==> flow/design.v <==
`timescale 1ns / 1ps
module spi_controller(
    input clk,
    input reset,
    output reg sensor_select,
    output reg write_start,
    output reg [7:0] write_data,
    output reg [2:0] write_count_bytes,
    input write_ready
    );
    parameter GYRO = 0;
    parameter ACCL = 1;
    parameter state_init = 0;
    parameter state_idle = 1;
    parameter state_gyro_x = 2;
    parameter state_idle_1 = 3;
    parameter state_gyro_y = 4;
    parameter state_idle_2 = 5;
    parameter state_accl_x = 6;
    parameter state_idle_3 = 7;
    parameter state_accl_y = 8;
    parameter state_idle_4 = 9;
    parameter state_accl_z = 10;
    parameter state_idle_5 = 11;
    reg [3:0] current_state;
    reg [3:0] next_state;
    always @ (posedge clk) begin
        if (reset)
            current_state <= state_init;
        else
            current_state <= next_state;
        end
    always @ (*) begin
        next_state = current_state;
        case (current_state)
            state_init: begin
                next_state = state_idle;
                end
            state_idle: begin
                if (write_ready)
                    next_state = state_gyro_x;
                end
            state_gyro_x: begin
                next_state = state_idle_1;
                end
            state_idle_1: begin
                if (write_ready)
                    next_state = state_gyro_y;
                end
            state_gyro_y: begin
                next_state = state_idle_2;
                end
            state_idle_2: begin
                if (write_ready)
                    next_state = state_accl_x;
                end
            state_accl_x: begin
                next_state = state_idle_3;
                end
            state_idle_3: begin
                if (write_ready)
                    next_state = state_accl_y;
                end
            state_accl_y: begin
                next_state = state_idle_4;
                end
            state_idle_4: begin
                if (write_ready)
                    next_state = state_accl_z;
                end
            state_accl_z: begin
                next_state = state_idle_5;
                end
            state_idle_5: begin
                if (write_ready)
                    next_state = state_gyro_x;
                end
            endcase
        end
    always @ (*) begin
        case (current_state)
            state_init: begin
                sensor_select = 1'b0;
                write_start = 1'b0;
                write_data = 8'd0;
                write_count_bytes = 3'b0;
                end
            state_idle: begin
                sensor_select = 1'b0;
                write_start = 1'b0;
                write_data = 8'd0;
                write_count_bytes = 3'b0;
                end
            state_gyro_x: begin
                sensor_select = GYRO;
                write_start = 1'b1;
                write_data = 8'h02;
                write_count_bytes = 3'd3;
                end
            state_idle_1: begin
                sensor_select = GYRO;
                write_start = 1'b0;
                write_data = 8'h02;
                write_count_bytes = 3'd3;
                end
            state_gyro_y: begin
                sensor_select = GYRO;
                write_start = 1'b1;
                write_data = 8'h04;
                write_count_bytes = 3'd3;
                end
            state_idle_2: begin
                sensor_select = GYRO;
                write_start = 1'b0;
                write_data = 8'h04;
                write_count_bytes = 3'd3;
                end
            state_accl_x: begin
                sensor_select = ACCL;
                write_start = 1'b1;
                write_data = 8'h12;
                write_count_bytes = 3'd4;
                end
            state_idle_3: begin
                sensor_select = ACCL;
                write_start = 1'b0;
                write_data = 8'h12;
                write_count_bytes = 3'd4;
                end
            state_accl_y: begin
                sensor_select = ACCL;
                write_start = 1'b1;
                write_data = 8'h14;
                write_count_bytes = 3'd4;
                end
            state_idle_4: begin
                sensor_select = ACCL;
                write_start = 1'b0;
                write_data = 8'h14;
                write_count_bytes = 3'd4;
                end
            state_accl_z: begin
                sensor_select = ACCL;
                write_start = 1'b1;
                write_data = 8'h16;
                write_count_bytes = 3'd4;
                end
            state_idle_5: begin
                sensor_select = ACCL;
                write_start = 1'b0;
                write_data = 8'h16;
                write_count_bytes = 3'd4;
                end
            default: begin
                sensor_select = 1'b0;
                write_start = 1'b0;
                write_data = 8'd0;
                write_count_bytes = 3'b0;
                end
            endcase
        end
endmodule
`timescale 1ns / 1ps
module spi_interface(
    input div_clk,
    input reset,
    input sensor_select,
    input write_start,
    input [7:0] write_data,
    input [2:0] write_count_bytes,
    output reg write_ready,
    output wire read_ready,
    output wire [7:0] read_data,
    output wire SCLK,
    output wire MOSI,
    input  wire MISO_G,
    output wire SS_G,
    input  wire MISO_A,
    output wire SS_A
    );
    parameter GYRO = 0;
    parameter ACCL = 1;
    parameter state_init = 0;
    parameter state_idle = 1;
    parameter state_write_init = 2;
    parameter state_write_set_ss = 3;
    parameter state_write_hi = 4;
    parameter state_write_lo = 5;
    parameter state_write_done = 6;
    reg [3:0] current_state;
    reg [3:0] next_state;
    reg [7:0] shift_reg_tx;
    reg tx_reset;
    reg tx_parallel_load_enable;
    reg tx_shift_right_enable;
    reg [7:0] shift_reg_rx;
    reg rx_reset;
    reg rx_shift_left_enable;
    reg slave_select_gyro;
    reg slave_select_accl;
    reg shared_clk;
    reg [3:0] count;
    reg [2:0] count_bytes;
    reg count_reset;
    reg count_load;
    reg count_enable;
    reg count_done;
    reg count_bytes_done;
    always @ (posedge div_clk) begin
        if (reset)
            current_state <= state_init;
        else
            current_state <= next_state;
        end
    always @ (*) begin
        next_state = current_state;
        case (current_state)
            state_init: begin
                next_state = state_idle;
                end
            state_idle: begin
                if (write_start)
                    next_state = state_write_init;
                end
            state_write_init: begin
                next_state = state_write_set_ss;
                end
            state_write_set_ss: begin
                next_state = state_write_hi;
                end
            state_write_hi: begin
                if (count_bytes_done)
                    next_state = state_write_done;
                else
                    next_state = state_write_lo;
                end
            state_write_lo: begin
                next_state = state_write_hi;
                end
            state_write_done: begin
                next_state = state_idle;
                end
            default: begin
                next_state = state_init;
                end
            endcase
        end
    always @ (posedge div_clk) begin
        if (tx_reset)
            shift_reg_tx <= 8'd0;
        else if (tx_parallel_load_enable)
            shift_reg_tx <= write_data;
        else if (tx_shift_right_enable)
            shift_reg_tx <= {shift_reg_tx[6:0], 1'b0};
        if (rx_reset)
            shift_reg_rx <= 8'd0;
        else if (rx_shift_left_enable && (sensor_select == GYRO))
            shift_reg_rx <= {shift_reg_rx[6:0], MISO_G};
        else if (rx_shift_left_enable && (sensor_select == ACCL))
            shift_reg_rx <= {shift_reg_rx[6:0], MISO_A};
        if (count_reset) begin
            count <= 4'd0;
            count_bytes <= 3'd0;
            count_done <= 1'b0;
            count_bytes_done <= 1'b0;
            end
        else if (count_load) begin
            count <= 4'd15;
            count_bytes <= write_count_bytes;
            end
        else if (count_enable) begin
            count <= count - 1;
            count_done <= 1'b0;
            if (count == 4'd1 && (write_count_bytes != count_bytes))
                count_done <= 1'b1;
            if (count == 4'd0) begin
                count_bytes <= count_bytes - 1;
                end
            if (count_bytes == 3'd1 && count == 4'd2)
                count_bytes_done <= 1'b1;
            end
        end
    always @ (*) begin
            write_ready = 1'b0;
            tx_reset = 1'b0;
            tx_parallel_load_enable = 1'b0;
            tx_shift_right_enable = 1'b0;
            rx_reset = 1'b0;
            rx_shift_left_enable = 1'b0;
            slave_select_gyro = 1'b1;
            slave_select_accl = 1'b1;
            shared_clk = 1'b0;
            count_reset = 1'b0;
            count_load = 1'b0;
            count_enable = 1'b0;
            case (current_state)
                state_init: begin
                    tx_reset = 1'b1;
                    rx_reset = 1'b1;
                    count_reset = 1'b1;
                    end
                state_idle: begin
                    write_ready = 1'b1;
                    count_reset = 1'b1;
                    end
                state_write_init: begin
                    count_load = 1'b1;
                    tx_parallel_load_enable = 1'b1;
                    end
                state_write_set_ss: begin
                    rx_shift_left_enable = 1'b1;
                    if (sensor_select == GYRO)
                        slave_select_gyro = 1'b0;
                    else
                        slave_select_accl = 1'b0;
                    end
                state_write_hi: begin
                    shared_clk = 1'b1;
                    tx_shift_right_enable = 1'b1;
                    count_enable = 1'b1;
                    if (sensor_select == GYRO)
                        slave_select_gyro = 1'b0;
                    else
                        slave_select_accl = 1'b0;
                    end
                state_write_lo: begin
                    shared_clk = 1'b0;
                    rx_shift_left_enable = 1'b1;
                    count_enable = 1'b1;
                    if (sensor_select == GYRO)
                        slave_select_gyro = 1'b0;
                    else
                        slave_select_accl = 1'b0;
                    end
                state_write_done: begin
                    shared_clk = 1'b0;
                    count_enable = 1'b1;
                    if (sensor_select == GYRO)
                        slave_select_gyro = 1'b0;
                    else
                        slave_select_accl = 1'b0;
                    end
                endcase
            end
        assign MOSI = shift_reg_tx[7];
        assign SS_G = slave_select_gyro;
        assign SS_A = slave_select_accl;
        assign SCLK = shared_clk;
        assign read_ready = count_done;
        assign read_data = shift_reg_rx;
endmodule
`timescale 1ns / 1ps
module spi_master(
    input clk,
    input reset,
    output wire read_ready,
    output wire [7:0] read_data,
    output wire SCLK,
    output wire MOSI,
    input  wire MISO_G,
    output wire SS_G,
    input  wire MISO_A,
    output wire SS_A
    );
    wire sensor_select;
    wire write_start;
    wire [7:0] write_data;
    wire [2:0] write_count_bytes;
    wire write_ready;
    spi_controller controller(.clk(clk),
                              .reset(reset),
                              .sensor_select(sensor_select),
                              .write_start(write_start),
                              .write_data(write_data),
                              .write_count_bytes(write_count_bytes),
                              .write_ready(write_ready));
    spi_interface spi_if(.div_clk(clk),
                            .reset(reset),
                            .sensor_select(sensor_select),
                            .write_start(write_start),
                            .write_data(write_data),
                            .write_count_bytes(write_count_bytes),
                            .write_ready(write_ready),
                            .read_ready(read_ready),
                            .read_data(read_data),
                            .SCLK(SCLK),
                            .MOSI(MOSI),
                            .MISO_G(MISO_G),
                            .SS_G(SS_G),
                            .MISO_A(MISO_A),
                            .SS_A(SS_A));
endmodule
`timescale 1ns / 1ps
module spi_axis_bridge(
    input clk,
    input reset,
    input read_ready,
    input [7:0] read_data,
    input TREADY,
    output reg TVALID,
    output [103:0] TDATA
    );
    reg [103:0] register_buffer;
    reg [3:0] internal_counter;
    always @ (posedge clk) begin
        if (reset)
            register_buffer <= 104'd0;
        else if (read_ready)
            register_buffer <= {register_buffer[95:0], read_data};
        end
    always @ (posedge clk) begin
        if (reset)
            internal_counter <= 4'd0;
        else if (internal_counter == 4'd13)
            internal_counter <= 4'd0;
        else if (read_ready)
            internal_counter <= internal_counter + 1'b1;
        end
    always @ (posedge clk) begin
        if (reset)
            TVALID <= 1'b0;
        else if (internal_counter == 4'd13)
            TVALID <= 1'b1;
        else if (TVALID && TREADY)
            TVALID <= 1'b0;
        end
    assign TDATA = register_buffer;
endmodule
`timescale 1 ns / 1 ns
module preprocessor
          (clk,
           reset,
           RAW_GYRO_X,
           RAW_GYRO_Y,
           RAW_ACCL_X,
           RAW_ACCL_Y,
           RAW_ACCL_Z,
           GYRO_X,
           GYRO_Y,
           ACCL_X,
           ACCL_Y,
           ACCL_Z,
           TVALID,
           TREADY);
  input   clk;
  input   reset;
  input   signed [15:0] RAW_GYRO_X;   
  input   signed [15:0] RAW_GYRO_Y;   
  input   signed [15:0] RAW_ACCL_X;   
  input   signed [15:0] RAW_ACCL_Y;   
  input   signed [15:0] RAW_ACCL_Z;   
  output  signed [15:0] GYRO_X;   
  output  signed [15:0] GYRO_Y;   
  output  signed [15:0] ACCL_X;   
  output  signed [15:0] ACCL_Y;   
  output  signed [15:0] ACCL_Z;   
  input TVALID;
  output TREADY;
  assign TREADY = 1'b1;
  wire signed [30:0] Data_Type_Conversion6_out1;   
  wire signed [61:0] Gain8_mul_temp;   
  wire signed [16:0] Gain8_out1;   
  wire signed [33:0] Gain12_mul_temp;   
  wire signed [15:0] Gain12_out1;   
  reg signed [15:0] Unit_Delay_out1;   
  wire signed [30:0] Data_Type_Conversion1_out1;   
  wire signed [61:0] Gain2_mul_temp;   
  wire signed [16:0] Gain2_out1;   
  wire signed [33:0] Gain1_mul_temp;   
  wire signed [15:0] Gain1_out1;   
  reg signed [15:0] Unit_Delay1_out1;   
  wire signed [30:0] Data_Type_Conversion_out1;   
  wire signed [61:0] Gain3_mul_temp;   
  wire signed [16:0] Gain3_out1;   
  wire signed [33:0] Gain4_mul_temp;   
  wire signed [15:0] Gain4_out1;   
  reg signed [15:0] Unit_Delay2_out1;   
  wire signed [30:0] Data_Type_Conversion2_out1;   
  wire signed [61:0] Gain5_mul_temp;   
  wire signed [16:0] Gain5_out1;   
  wire signed [33:0] Gain6_mul_temp;   
  wire signed [15:0] Gain6_out1;   
  reg signed [15:0] Unit_Delay3_out1;   
  wire signed [30:0] Data_Type_Conversion3_out1;   
  wire signed [61:0] Gain7_mul_temp;   
  wire signed [16:0] Gain7_out1;   
  wire signed [33:0] Gain9_mul_temp;   
  wire signed [15:0] Gain9_out1;   
  reg signed [15:0] Unit_Delay4_out1;   
  assign Data_Type_Conversion6_out1 = {RAW_GYRO_X, 15'b000000000000000};
  assign Gain8_mul_temp = 31'sb0100000000000000100000000000001 * Data_Type_Conversion6_out1;
  assign Gain8_out1 = Gain8_mul_temp[60:44] + $signed({1'b0, Gain8_mul_temp[43] & (( ~ Gain8_mul_temp[61]) | (|Gain8_mul_temp[42:0]))});
  assign Gain12_mul_temp = 17'sb01111101000000000 * Gain8_out1;
  assign Gain12_out1 = Gain12_mul_temp[31:16] + $signed({1'b0, Gain12_mul_temp[15] & (( ~ Gain12_mul_temp[33]) | (|Gain12_mul_temp[14:0]))});
  always @(posedge clk)
    begin : Unit_Delay_process
      if (reset == 1'b1) begin
        Unit_Delay_out1 <= 16'sb0000000000000000;
      end
      else if (TREADY && TVALID) begin
        Unit_Delay_out1 <= Gain12_out1;
      end
    end
  assign GYRO_X = Unit_Delay_out1;
  assign Data_Type_Conversion1_out1 = {RAW_GYRO_Y, 15'b000000000000000};
  assign Gain2_mul_temp = 31'sb0100000000000000100000000000001 * Data_Type_Conversion1_out1;
  assign Gain2_out1 = Gain2_mul_temp[60:44] + $signed({1'b0, Gain2_mul_temp[43] & (( ~ Gain2_mul_temp[61]) | (|Gain2_mul_temp[42:0]))});
  assign Gain1_mul_temp = 17'sb01111101000000000 * Gain2_out1;
  assign Gain1_out1 = Gain1_mul_temp[31:16] + $signed({1'b0, Gain1_mul_temp[15] & (( ~ Gain1_mul_temp[33]) | (|Gain1_mul_temp[14:0]))});
  always @(posedge clk)
    begin : Unit_Delay1_process
      if (reset == 1'b1) begin
        Unit_Delay1_out1 <= 16'sb0000000000000000;
      end
      else if (TREADY && TVALID) begin
        Unit_Delay1_out1 <= Gain1_out1;
      end
    end
  assign GYRO_Y = Unit_Delay1_out1;
  assign Data_Type_Conversion_out1 = {RAW_ACCL_X, 15'b000000000000000};
  assign Gain3_mul_temp = 31'sb0100000000000000100000000000001 * Data_Type_Conversion_out1;
  assign Gain3_out1 = Gain3_mul_temp[60:44] + $signed({1'b0, Gain3_mul_temp[43] & (( ~ Gain3_mul_temp[61]) | (|Gain3_mul_temp[42:0]))});
  assign Gain4_mul_temp = 17'sb01011101110000000 * Gain3_out1;
  assign Gain4_out1 = Gain4_mul_temp[31:16] + $signed({1'b0, Gain4_mul_temp[15] & (( ~ Gain4_mul_temp[33]) | (|Gain4_mul_temp[14:0]))});
  always @(posedge clk)
    begin : Unit_Delay2_process
      if (reset == 1'b1) begin
        Unit_Delay2_out1 <= 16'sb0000000000000000;
      end
      else if (TREADY && TVALID) begin
        Unit_Delay2_out1 <= Gain4_out1;
      end
    end
  assign ACCL_X = Unit_Delay2_out1;
  assign Data_Type_Conversion2_out1 = {RAW_ACCL_Y, 15'b000000000000000};
  assign Gain5_mul_temp = 31'sb0100000000000000100000000000001 * Data_Type_Conversion2_out1;
  assign Gain5_out1 = Gain5_mul_temp[60:44] + $signed({1'b0, Gain5_mul_temp[43] & (( ~ Gain5_mul_temp[61]) | (|Gain5_mul_temp[42:0]))});
  assign Gain6_mul_temp = 17'sb01011101110000000 * Gain5_out1;
  assign Gain6_out1 = Gain6_mul_temp[31:16] + $signed({1'b0, Gain6_mul_temp[15] & (( ~ Gain6_mul_temp[33]) | (|Gain6_mul_temp[14:0]))});
  always @(posedge clk)
    begin : Unit_Delay3_process
      if (reset == 1'b1) begin
        Unit_Delay3_out1 <= 16'sb0000000000000000;
      end
      else if (TREADY && TVALID) begin
        Unit_Delay3_out1 <= Gain6_out1;
      end
    end
  assign ACCL_Y = Unit_Delay3_out1;
  assign Data_Type_Conversion3_out1 = {RAW_ACCL_Z, 15'b000000000000000};
  assign Gain7_mul_temp = 31'sb0100000000000000100000000000001 * Data_Type_Conversion3_out1;
  assign Gain7_out1 = Gain7_mul_temp[60:44] + $signed({1'b0, Gain7_mul_temp[43] & (( ~ Gain7_mul_temp[61]) | (|Gain7_mul_temp[42:0]))});
  assign Gain9_mul_temp = 17'sb01011101110000000 * Gain7_out1;
  assign Gain9_out1 = Gain9_mul_temp[31:16] + $signed({1'b0, Gain9_mul_temp[15] & (( ~ Gain9_mul_temp[33]) | (|Gain9_mul_temp[14:0]))});
  always @(posedge clk)
    begin : Unit_Delay4_process
      if (reset == 1'b1) begin
        Unit_Delay4_out1 <= 16'sb0000000000000000;
      end
      else if (TREADY && TVALID) begin
        Unit_Delay4_out1 <= Gain9_out1;
      end
    end
  assign ACCL_Z = Unit_Delay4_out1;
endmodule
`timescale 1ns / 1ps
module attitude_estimation(
    input clk,
    input reset,
    output SCLK,
    output MOSI,
    input  MISO_G,
    output SS_G,
    input  MISO_A,
    output SS_A,
    output [15:0] gyro_x,
    output [15:0] gyro_y,
    output [15:0] accl_x,
    output [15:0] accl_y,
    output [15:0] accl_z
    );
    wire read_ready;
    wire [7:0] read_data;
    wire TREADY;
    wire TVALID;
    wire [103:0] TDATA;
    spi_master master (.clk(clk),
                       .reset(reset),
                       .read_ready(read_ready),
                       .read_data(read_data),
                       .SCLK(SCLK),
                       .MOSI(MOSI),
                       .MISO_G(MISO_G),
                       .SS_G(SS_G),
                       .MISO_A(MISO_A),
                       .SS_A(SS_A));
    spi_axis_bridge bridge (.clk(clk),
                            .reset(reset),
                            .read_ready(read_ready),
                            .read_data(read_data),
                            .TREADY(TREADY),
                            .TVALID(TVALID),
                            .TDATA(TDATA));
    preprocessor preprocessor (.clk(clk),
                               .reset(reset),
                               .RAW_GYRO_X({TDATA[95:88], TDATA[103:96]}),
                               .RAW_GYRO_Y({TDATA[79:72], TDATA[87:80]}),
                               .RAW_ACCL_X({TDATA[55:48], TDATA[63:56]}),
                               .RAW_ACCL_Y({TDATA[31:24], TDATA[39:32]}),
                               .RAW_ACCL_Z({TDATA[7:0], TDATA[15:8]}),
                               .GYRO_X(gyro_x),
                               .GYRO_Y(gyro_y),
                               .ACCL_X(accl_x),
                               .ACCL_Y(accl_y),
                               .ACCL_Z(accl_z),
                               .TREADY(TREADY),
                               .TVALID(TVALID));
endmodule
Reports on attitude_estimation:

The steps from the RTL of attitude_estimation to its reports follow in flow order.
Line numbers count from 1 in the design file above.
Library cell names are shortened.
A cell with n/a has no value.

* top: attitude_estimation
* clock input: clk
* standard-cell library: sky130hd
* timing corner: tt_025C_1v80

After elaboration:

Source: Yosys, flattened and elaborated, memories not mapped. Widths are those after wreduce. Print and check cells do not count. Equal cells are merged and count once.
Yosys's memory passes give these memory sizes; they may raise the number of words (mostly to a power of two), join words into wider ones and drop unused or constant bits.

* register bits: 222
* bits in read-only memories: 128
* word width x clocked read ports: 8
* memories kept: 1
* bits of input ports: 4
* output and inout bits: 84

Memories
* (no name shown): depth 16, bits a word 8, read ports 1, wr ports 0, line 81 `case (current_state)`

* add/subtract/negate cells: 13
* multiply operators: 10
* eq/ne operators: 28
* muxes and demuxes: 33
* bitwise logic cells: 32
* reductions and logical operators: 33

Operators by type and width (number)
* 31-bit by 16-bit multiplier with 47-bit output (first input constant): 5
* 10-bit by 17-bit multiplier with 27-bit output (first input constant): 3
* 8-bit by 17-bit multiplier with 25-bit output (first input constant): 2
* 28-bit OR reduction: 5
* 17-bit by 1-bit adder with 17-bit output: 5
* 16-bit by 1-bit adder with 16-bit output: 5
* 4-bit parallel mux with 11-bit select: 1
* 4-bit two-way mux: 10
* 8-bit two-way mux: 4
* 4-bit by 3-bit == test with 1-bit output (second input constant): 7
* 8-bit OR reduction: 3
* 4-bit by 2-bit == test with 1-bit output (second input constant): 5
* 4-bit == test (second input constant): 5
* 4-bit parallel mux with 5-bit select: 1
* 1-bit two-way mux: 13
* 1-bit inverter: 12
* 4-bit by 1-bit == test with 1-bit output (second input constant): 3
* 4-bit logical NOT: 3
* 6-bit OR reduction: 2
* 11-bit nonzero test: 1
* 1-bit AND: 10
* 1-bit bitwise OR: 10
* 2-bit OR reduction: 5
* 3-bit two-way mux: 3
* 2-bit != test (second input constant): 4
* 2-bit nonzero test: 4
* 6-bit AND reduction: 1
* 1-bit logical AND: 4

Not listed: further kinds 11, cells in them 13.

Longest topological paths:

Depth = most cells in a row (Yosys ltp): at word level without a register or memory, in the mapped netlist without a sequential cell, where the memories' decode and read muxes count.

* depth in word-level cells: 10
* ABC_AREA: 0
* depth in mapped cells: 62

Synthesis result:

Source: synth_stat.txt of the flow (Yosys; design flattened, memories mapped). It holds for the ABC_AREA given above (unset counts as 0); a run with the other value may have another netlist.
The area totals of this step are shown rounded.

* standard cells after synthesis: 4628
* cell area after synthesis: 0.04 mm^2
* sequential part of the area: 0.0046 mm^2
* mapped flip-flops: 229
* buffers: 134

Cell types (number)
* ha_1: 740
* fa_1: 380
* dfxtp_1: 229
* inv_1: 744
* xnor2_1: 238
* xor2_1: 162
* nor2_1: 363
* mux2i_1: 135
* a21oi_1: 203
* nand2_1: 210
* a211oi_1: 87
* a21o_1: 87
* o21ai_0: 107
* nand3_1: 93
* nor3_1: 87
* clkbuf_1: 106
* a31oi_1: 48
* nand4_1: 48

Not listed: further types 72, cells in them 561.
By module: a second synthesis without flattening, with its own total; a netlist apart from the flattened one above.

* cell total of the unflattened synthesis: 4824
* area (unflattened synthesis): 0.042 mm^2

Rows give one instance, submodules left out.

Modules
* preprocessor: times used 1, cells 4246, area 0.036 mm^2, sequential area 0.0016 mm^2
* spi_axis_bridge: times used 1, cells 358, area 0.0039 mm^2, sequential area 0.0022 mm^2
* spi_interface: times used 1, cells 161, area 0.0014 mm^2, sequential area 0.00064 mm^2
* spi_controller: times used 1, cells 59, area 0.00053 mm^2, sequential area 0.00018 mm^2
* (no name shown): times used 1, cells 0, area 0 mm^2, sequential area 0 mm^2
* spi_master: times used 1, cells 0, area 0 mm^2, sequential area 0 mm^2

Path before layout:

OpenSTA on the mapped netlist: ideal clock, no wires. The path of least setup slack (recovery checks aside). Input and output delay are each 20% of the period. Register names are those of the netlist, which keeps one name where synthesis merged equal registers.

* path kind: reg-to-reg
* from: register bridge.register_buffer[31]
* to: register preprocessor.Unit_Delay3_out1[10]
* clock period: 16.0 ns
* setup time: 0.091 ns
* arrival time: 12.411 ns
* required time: 15.909 ns
* slack: 3.498 ns
* path delay: 12.502 ns
* stages on the path: 55
* period reached after synthesis: 12.502 ns

"path delay" is the arrival time less input delay plus setup time.
"stages on the path": output pins that drive a net of the path, with the launching flip-flop's if there is one; two outputs of one cell count as two.
"period reached after synthesis" = period - worst setup slack (recovery checks aside). The figure is calculated, with input and output delays left at 20% of the set period.
Between the ends stands the longest chain of elaborated cells between them, by number of cells; it is not shown to be the way that was timed. Of several equally long chains one is given.
Each line given opens the expression or statement behind the cell; cells for indexed reads and writes are added by Yosys, which also makes memories of some case tables.

* path through: dfxtp_1 -> ha_1 -> fa_1 -> ha_1 -> fa_1 -> ha_1 -> ha_1 -> clkbuf_1 -> nand3_1 -> a311oi_1 -> o21ai_0 -> a21oi_1 -> nor2_1 -> o21ai_0 -> nand2_1 -> a21oi_1 -> xnor2_1 -> a211oi_1 -> [19 not listed] -> ha_1 -> clkbuf_1 -> a41oi_1 -> o21ai_0 -> a21oi_1 -> o31ai_1 -> a31oi_1 -> o21ai_0 -> a21o_1 -> a21oi_1 -> o21ai_0 -> xor2_1 -> a21oi_1 -> ha_1 -> ha_1 -> nand4_1 -> or3_1 -> a311oi_1
* length of the longest elaborated chain: 10
* elaborated cells on any way between the ends: 12
* RTL lines with such cells: 4

RTL lines, path after synthesis
* start, declared: line 403 `reg [103:0] register_buffer;`
* start, assigned: line 407 `register_buffer <= 104'd0;`
* start, assigned: line 409 `register_buffer <= {register_buffer[95:0], read_data};`
* 31-bit by 16-bit multiplier with 47-bit output: line 536 `assign Gain5_mul_temp = 31'sb0100000000000000100000000000001 * Data_Type_Conversion2_out1;`
* 1-bit inverter: line 537 `assign Gain5_out1 = Gain5_mul_temp[60:44] + $signed({1'b0, Gain5_mul_temp[43] & (( ~ Gain5_mul_temp[61]) | (|G ...`
* 1-bit bitwise OR: line 537
* 1-bit AND: line 537
* 17-bit by 1-bit adder with 17-bit output: line 537
* 10-bit by 17-bit multiplier with 27-bit output: line 538 `assign Gain6_mul_temp = 17'sb01011101110000000 * Gain5_out1;`
* 1-bit inverter: line 539 `assign Gain6_out1 = Gain6_mul_temp[31:16] + $signed({1'b0, Gain6_mul_temp[15] & (( ~ Gain6_mul_temp[33]) | (|G ...`
* 1-bit bitwise OR: line 539
* 1-bit AND: line 539
* 16-bit by 1-bit adder with 16-bit output: line 539
* end, assigned: line 543 `Unit_Delay3_out1 <= 16'sb0000000000000000;`
* end, assigned: line 546 `Unit_Delay3_out1 <= Gain6_out1;`
* end, declared: line 483 `reg signed [15:0] Unit_Delay3_out1;`

Path in the finished layout:

Path of least setup slack in the final report of run D (OpenROAD, finished layout, wires in). Where an end is a register, its clock arrival counts in the times.

* path kind: reg-to-reg
* from: register bridge.register_buffer[31]
* to: register preprocessor.Unit_Delay3_out1[10]
* clock period: 16.0 ns
* setup time: 0.09 ns
* arrival time: 14.80 ns
* required time: 16.51 ns
* slack: 1.71 ns
* stages on the path: 53

Between the ends stands the longest chain of elaborated cells between them, by number of cells; it is not shown to be the way that was timed. Of several equally long chains one is given.

* path through: dfxtp_1 -> ha_1 -> fa_1 -> ha_1 -> fa_1 -> ha_1 -> ha_1 -> nand3_1 -> a311oi_1 -> o21ai_0 -> a21oi_1 -> nor2_1 -> o21ai_0 -> nand2_1 -> a21oi_1 -> xnor2_1 -> a211oi_1 -> ha_1 -> [17 not listed] -> inv_1 -> ha_1 -> a41oi_1 -> o21ai_0 -> a21oi_1 -> o31ai_1 -> a31oi_1 -> o21ai_0 -> a21o_1 -> a21oi_1 -> o21ai_0 -> xor2_1 -> a21oi_1 -> ha_1 -> ha_1 -> nand4_1 -> or3_1 -> a311oi_1
* length of the longest elaborated chain: 10
* elaborated cells on any way between the ends: 12
* RTL lines with such cells: 4

RTL lines, path after layout
* start, declared: line 403 `reg [103:0] register_buffer;`
* start, assigned: line 407 `register_buffer <= 104'd0;`
* start, assigned: line 409 `register_buffer <= {register_buffer[95:0], read_data};`
* 31-bit by 16-bit multiplier with 47-bit output: line 536 `assign Gain5_mul_temp = 31'sb0100000000000000100000000000001 * Data_Type_Conversion2_out1;`
* 1-bit inverter: line 537 `assign Gain5_out1 = Gain5_mul_temp[60:44] + $signed({1'b0, Gain5_mul_temp[43] & (( ~ Gain5_mul_temp[61]) | (|G ...`
* 1-bit bitwise OR: line 537
* 1-bit AND: line 537
* 17-bit by 1-bit adder with 17-bit output: line 537
* 10-bit by 17-bit multiplier with 27-bit output: line 538 `assign Gain6_mul_temp = 17'sb01011101110000000 * Gain5_out1;`
* 1-bit inverter: line 539 `assign Gain6_out1 = Gain6_mul_temp[31:16] + $signed({1'b0, Gain6_mul_temp[15] & (( ~ Gain6_mul_temp[33]) | (|G ...`
* 1-bit bitwise OR: line 539
* 1-bit AND: line 539
* 16-bit by 1-bit adder with 16-bit output: line 539
* end, assigned: line 543 `Unit_Delay3_out1 <= 16'sb0000000000000000;`
* end, assigned: line 546 `Unit_Delay3_out1 <= Gain6_out1;`
* end, declared: line 483 `reg signed [15:0] Unit_Delay3_out1;`

Memo
Re: implementation data of attitude_estimation

Flow measurements of attitude_estimation on sky130hd: 4 stored runs with different settings, listed in no order. Input and output delays are each 20% of the period that was set; the output load is 0.01 pF.
"clock period achieved" is the run's clock period less its worst setup slack. It is reckoned from that one timing run; input and output delays stay at 20% of the period that was set.
Measured values are rounded.

### Run A

==> flow/run.sh <==
#!/bin/bash
# the make line also repeats the synthesis and layout settings of config.mk as NAME=value (left out here)
make -C /OpenROAD-flow-scripts/flow DESIGN_CONFIG=/design/flow/config.mk WORK_HOME=/design/flow/orfs CLKGATE_MAP_FILE= finish
==> flow/config.mk <==
export PLATFORM = sky130hd
export DESIGN_NAME = attitude_estimation
export DESIGN_NICKNAME = attitude_estimation
export VERILOG_FILES = /design/flow/design.v
export SDC_FILE = /design/flow/constraint.sdc
export NUM_CORES = 4
export LEC_CHECK = 0
export ABC_AREA = 0
export CAP_MARGIN = 20
export CELL_PAD_IN_SITES_DETAIL_PLACEMENT = 0
export CELL_PAD_IN_SITES_GLOBAL_PLACEMENT = 1
export CORE_MARGIN = 9
export CORE_UTILIZATION = 68
export GPL_TIMING_DRIVEN = 1
export HOLD_SLACK_MARGIN = 0.06
export MAX_ROUTING_LAYER = met5
export SLEW_MARGIN = 20
export TNS_END_PERCENT = 50
==> flow/constraint.sdc <==
create_clock -name core_clock -period 8.9 [get_ports {clk}]
set_input_delay 1.7800 -clock core_clock [delete_from_list [all_inputs] [get_ports {clk}]]
set_output_delay 1.7800 -clock core_clock [all_outputs]
set_load 0.01 [all_outputs]

Outcome of run A: stopped before the end: routing reported GRT-0116

### Run B

==> flow/run.sh <==
#!/bin/bash
# the make line also repeats the synthesis and layout settings of config.mk as NAME=value (left out here)
make -C /OpenROAD-flow-scripts/flow DESIGN_CONFIG=/design/flow/config.mk WORK_HOME=/design/flow/orfs CLKGATE_MAP_FILE= finish
==> flow/config.mk <==
export PLATFORM = sky130hd
export DESIGN_NAME = attitude_estimation
export DESIGN_NICKNAME = attitude_estimation
export VERILOG_FILES = /design/flow/design.v
export SDC_FILE = /design/flow/constraint.sdc
export NUM_CORES = 4
export LEC_CHECK = 0
export CAP_MARGIN = 20
export CELL_PAD_IN_SITES_GLOBAL_PLACEMENT = 2
export CORE_ASPECT_RATIO = 1.21
export CORE_MARGIN = 2
export CORE_UTILIZATION = 65
export CTS_CLUSTER_SIZE = 31
export GPL_ROUTABILITY_DRIVEN = 1
export GPL_TIMING_DRIVEN = 1
export MIN_ROUTING_LAYER = met2
export PLACE_DENSITY_LB_ADDON = 0.0
export SETUP_SLACK_MARGIN = 2.77
export SLEW_MARGIN = 20
==> flow/constraint.sdc <==
create_clock -name core_clock -period 16.0 [get_ports {clk}]
set_input_delay 3.2000 -clock core_clock [delete_from_list [all_inputs] [get_ports {clk}]]
set_output_delay 3.2000 -clock core_clock [all_outputs]
set_load 0.01 [all_outputs]

Outcome of run B: stopped before the end: placement reported FLW-0024

### Run C

==> flow/run.sh <==
#!/bin/bash
# the make line also repeats the synthesis and layout settings of config.mk as NAME=value (left out here)
make -C /OpenROAD-flow-scripts/flow DESIGN_CONFIG=/design/flow/config.mk WORK_HOME=/design/flow/orfs CLKGATE_MAP_FILE= finish
==> flow/config.mk <==
export PLATFORM = sky130hd
export DESIGN_NAME = attitude_estimation
export DESIGN_NICKNAME = attitude_estimation
export VERILOG_FILES = /design/flow/design.v
export SDC_FILE = /design/flow/constraint.sdc
export NUM_CORES = 4
export LEC_CHECK = 0
export ABC_AREA = 1
export CAP_MARGIN = 10
export CELL_PAD_IN_SITES_DETAIL_PLACEMENT = 2
export CORE_ASPECT_RATIO = 1.18
export CORE_MARGIN = 6
export CORE_UTILIZATION = 37
export CTS_CLUSTER_SIZE = 23
export GPL_ROUTABILITY_DRIVEN = 1
export GPL_TIMING_DRIVEN = 0
export HOLD_SLACK_MARGIN = 0.22
export MAX_ROUTING_LAYER = met4
export MIN_ROUTING_LAYER = met2
export SETUP_SLACK_MARGIN = 0.46
export SLEW_MARGIN = 20
export TNS_END_PERCENT = 40
==> flow/constraint.sdc <==
create_clock -name core_clock -period 10.2 [get_ports {clk}]
set_input_delay 2.0400 -clock core_clock [delete_from_list [all_inputs] [get_ports {clk}]]
set_output_delay 2.0400 -clock core_clock [all_outputs]
set_load 0.01 [all_outputs]

Outcome of run C: stopped before the end: routing reported GRT-0116

### Run D

==> flow/run.sh <==
#!/bin/bash
# the make line also repeats the synthesis and layout settings of config.mk as NAME=value (left out here)
make -C /OpenROAD-flow-scripts/flow DESIGN_CONFIG=/design/flow/config.mk WORK_HOME=/design/flow/orfs CLKGATE_MAP_FILE= finish
==> flow/config.mk <==
export PLATFORM = sky130hd
export DESIGN_NAME = attitude_estimation
export DESIGN_NICKNAME = attitude_estimation
export VERILOG_FILES = /design/flow/design.v
export SDC_FILE = /design/flow/constraint.sdc
export NUM_CORES = 4
export LEC_CHECK = 0
export CAP_MARGIN = 20
export CORE_MARGIN = 2
export CORE_UTILIZATION = 40
export SLEW_MARGIN = 20
==> flow/constraint.sdc <==
create_clock -name core_clock -period 16.0 [get_ports {clk}]
set_input_delay 3.2000 -clock core_clock [delete_from_list [all_inputs] [get_ports {clk}]]
set_output_delay 3.2000 -clock core_clock [all_outputs]
set_load 0.01 [all_outputs]

Results of run D:
- Worst setup slack after layout: 1.7 ns
- Total negative slack on setup checks: 0.000 ns
- Die area: 0.1 mm^2
- Post-layout utilization: 43 %
- Mapped cell area after synthesis: 0.04 mm^2
- Clock period achieved: 14.287 ns
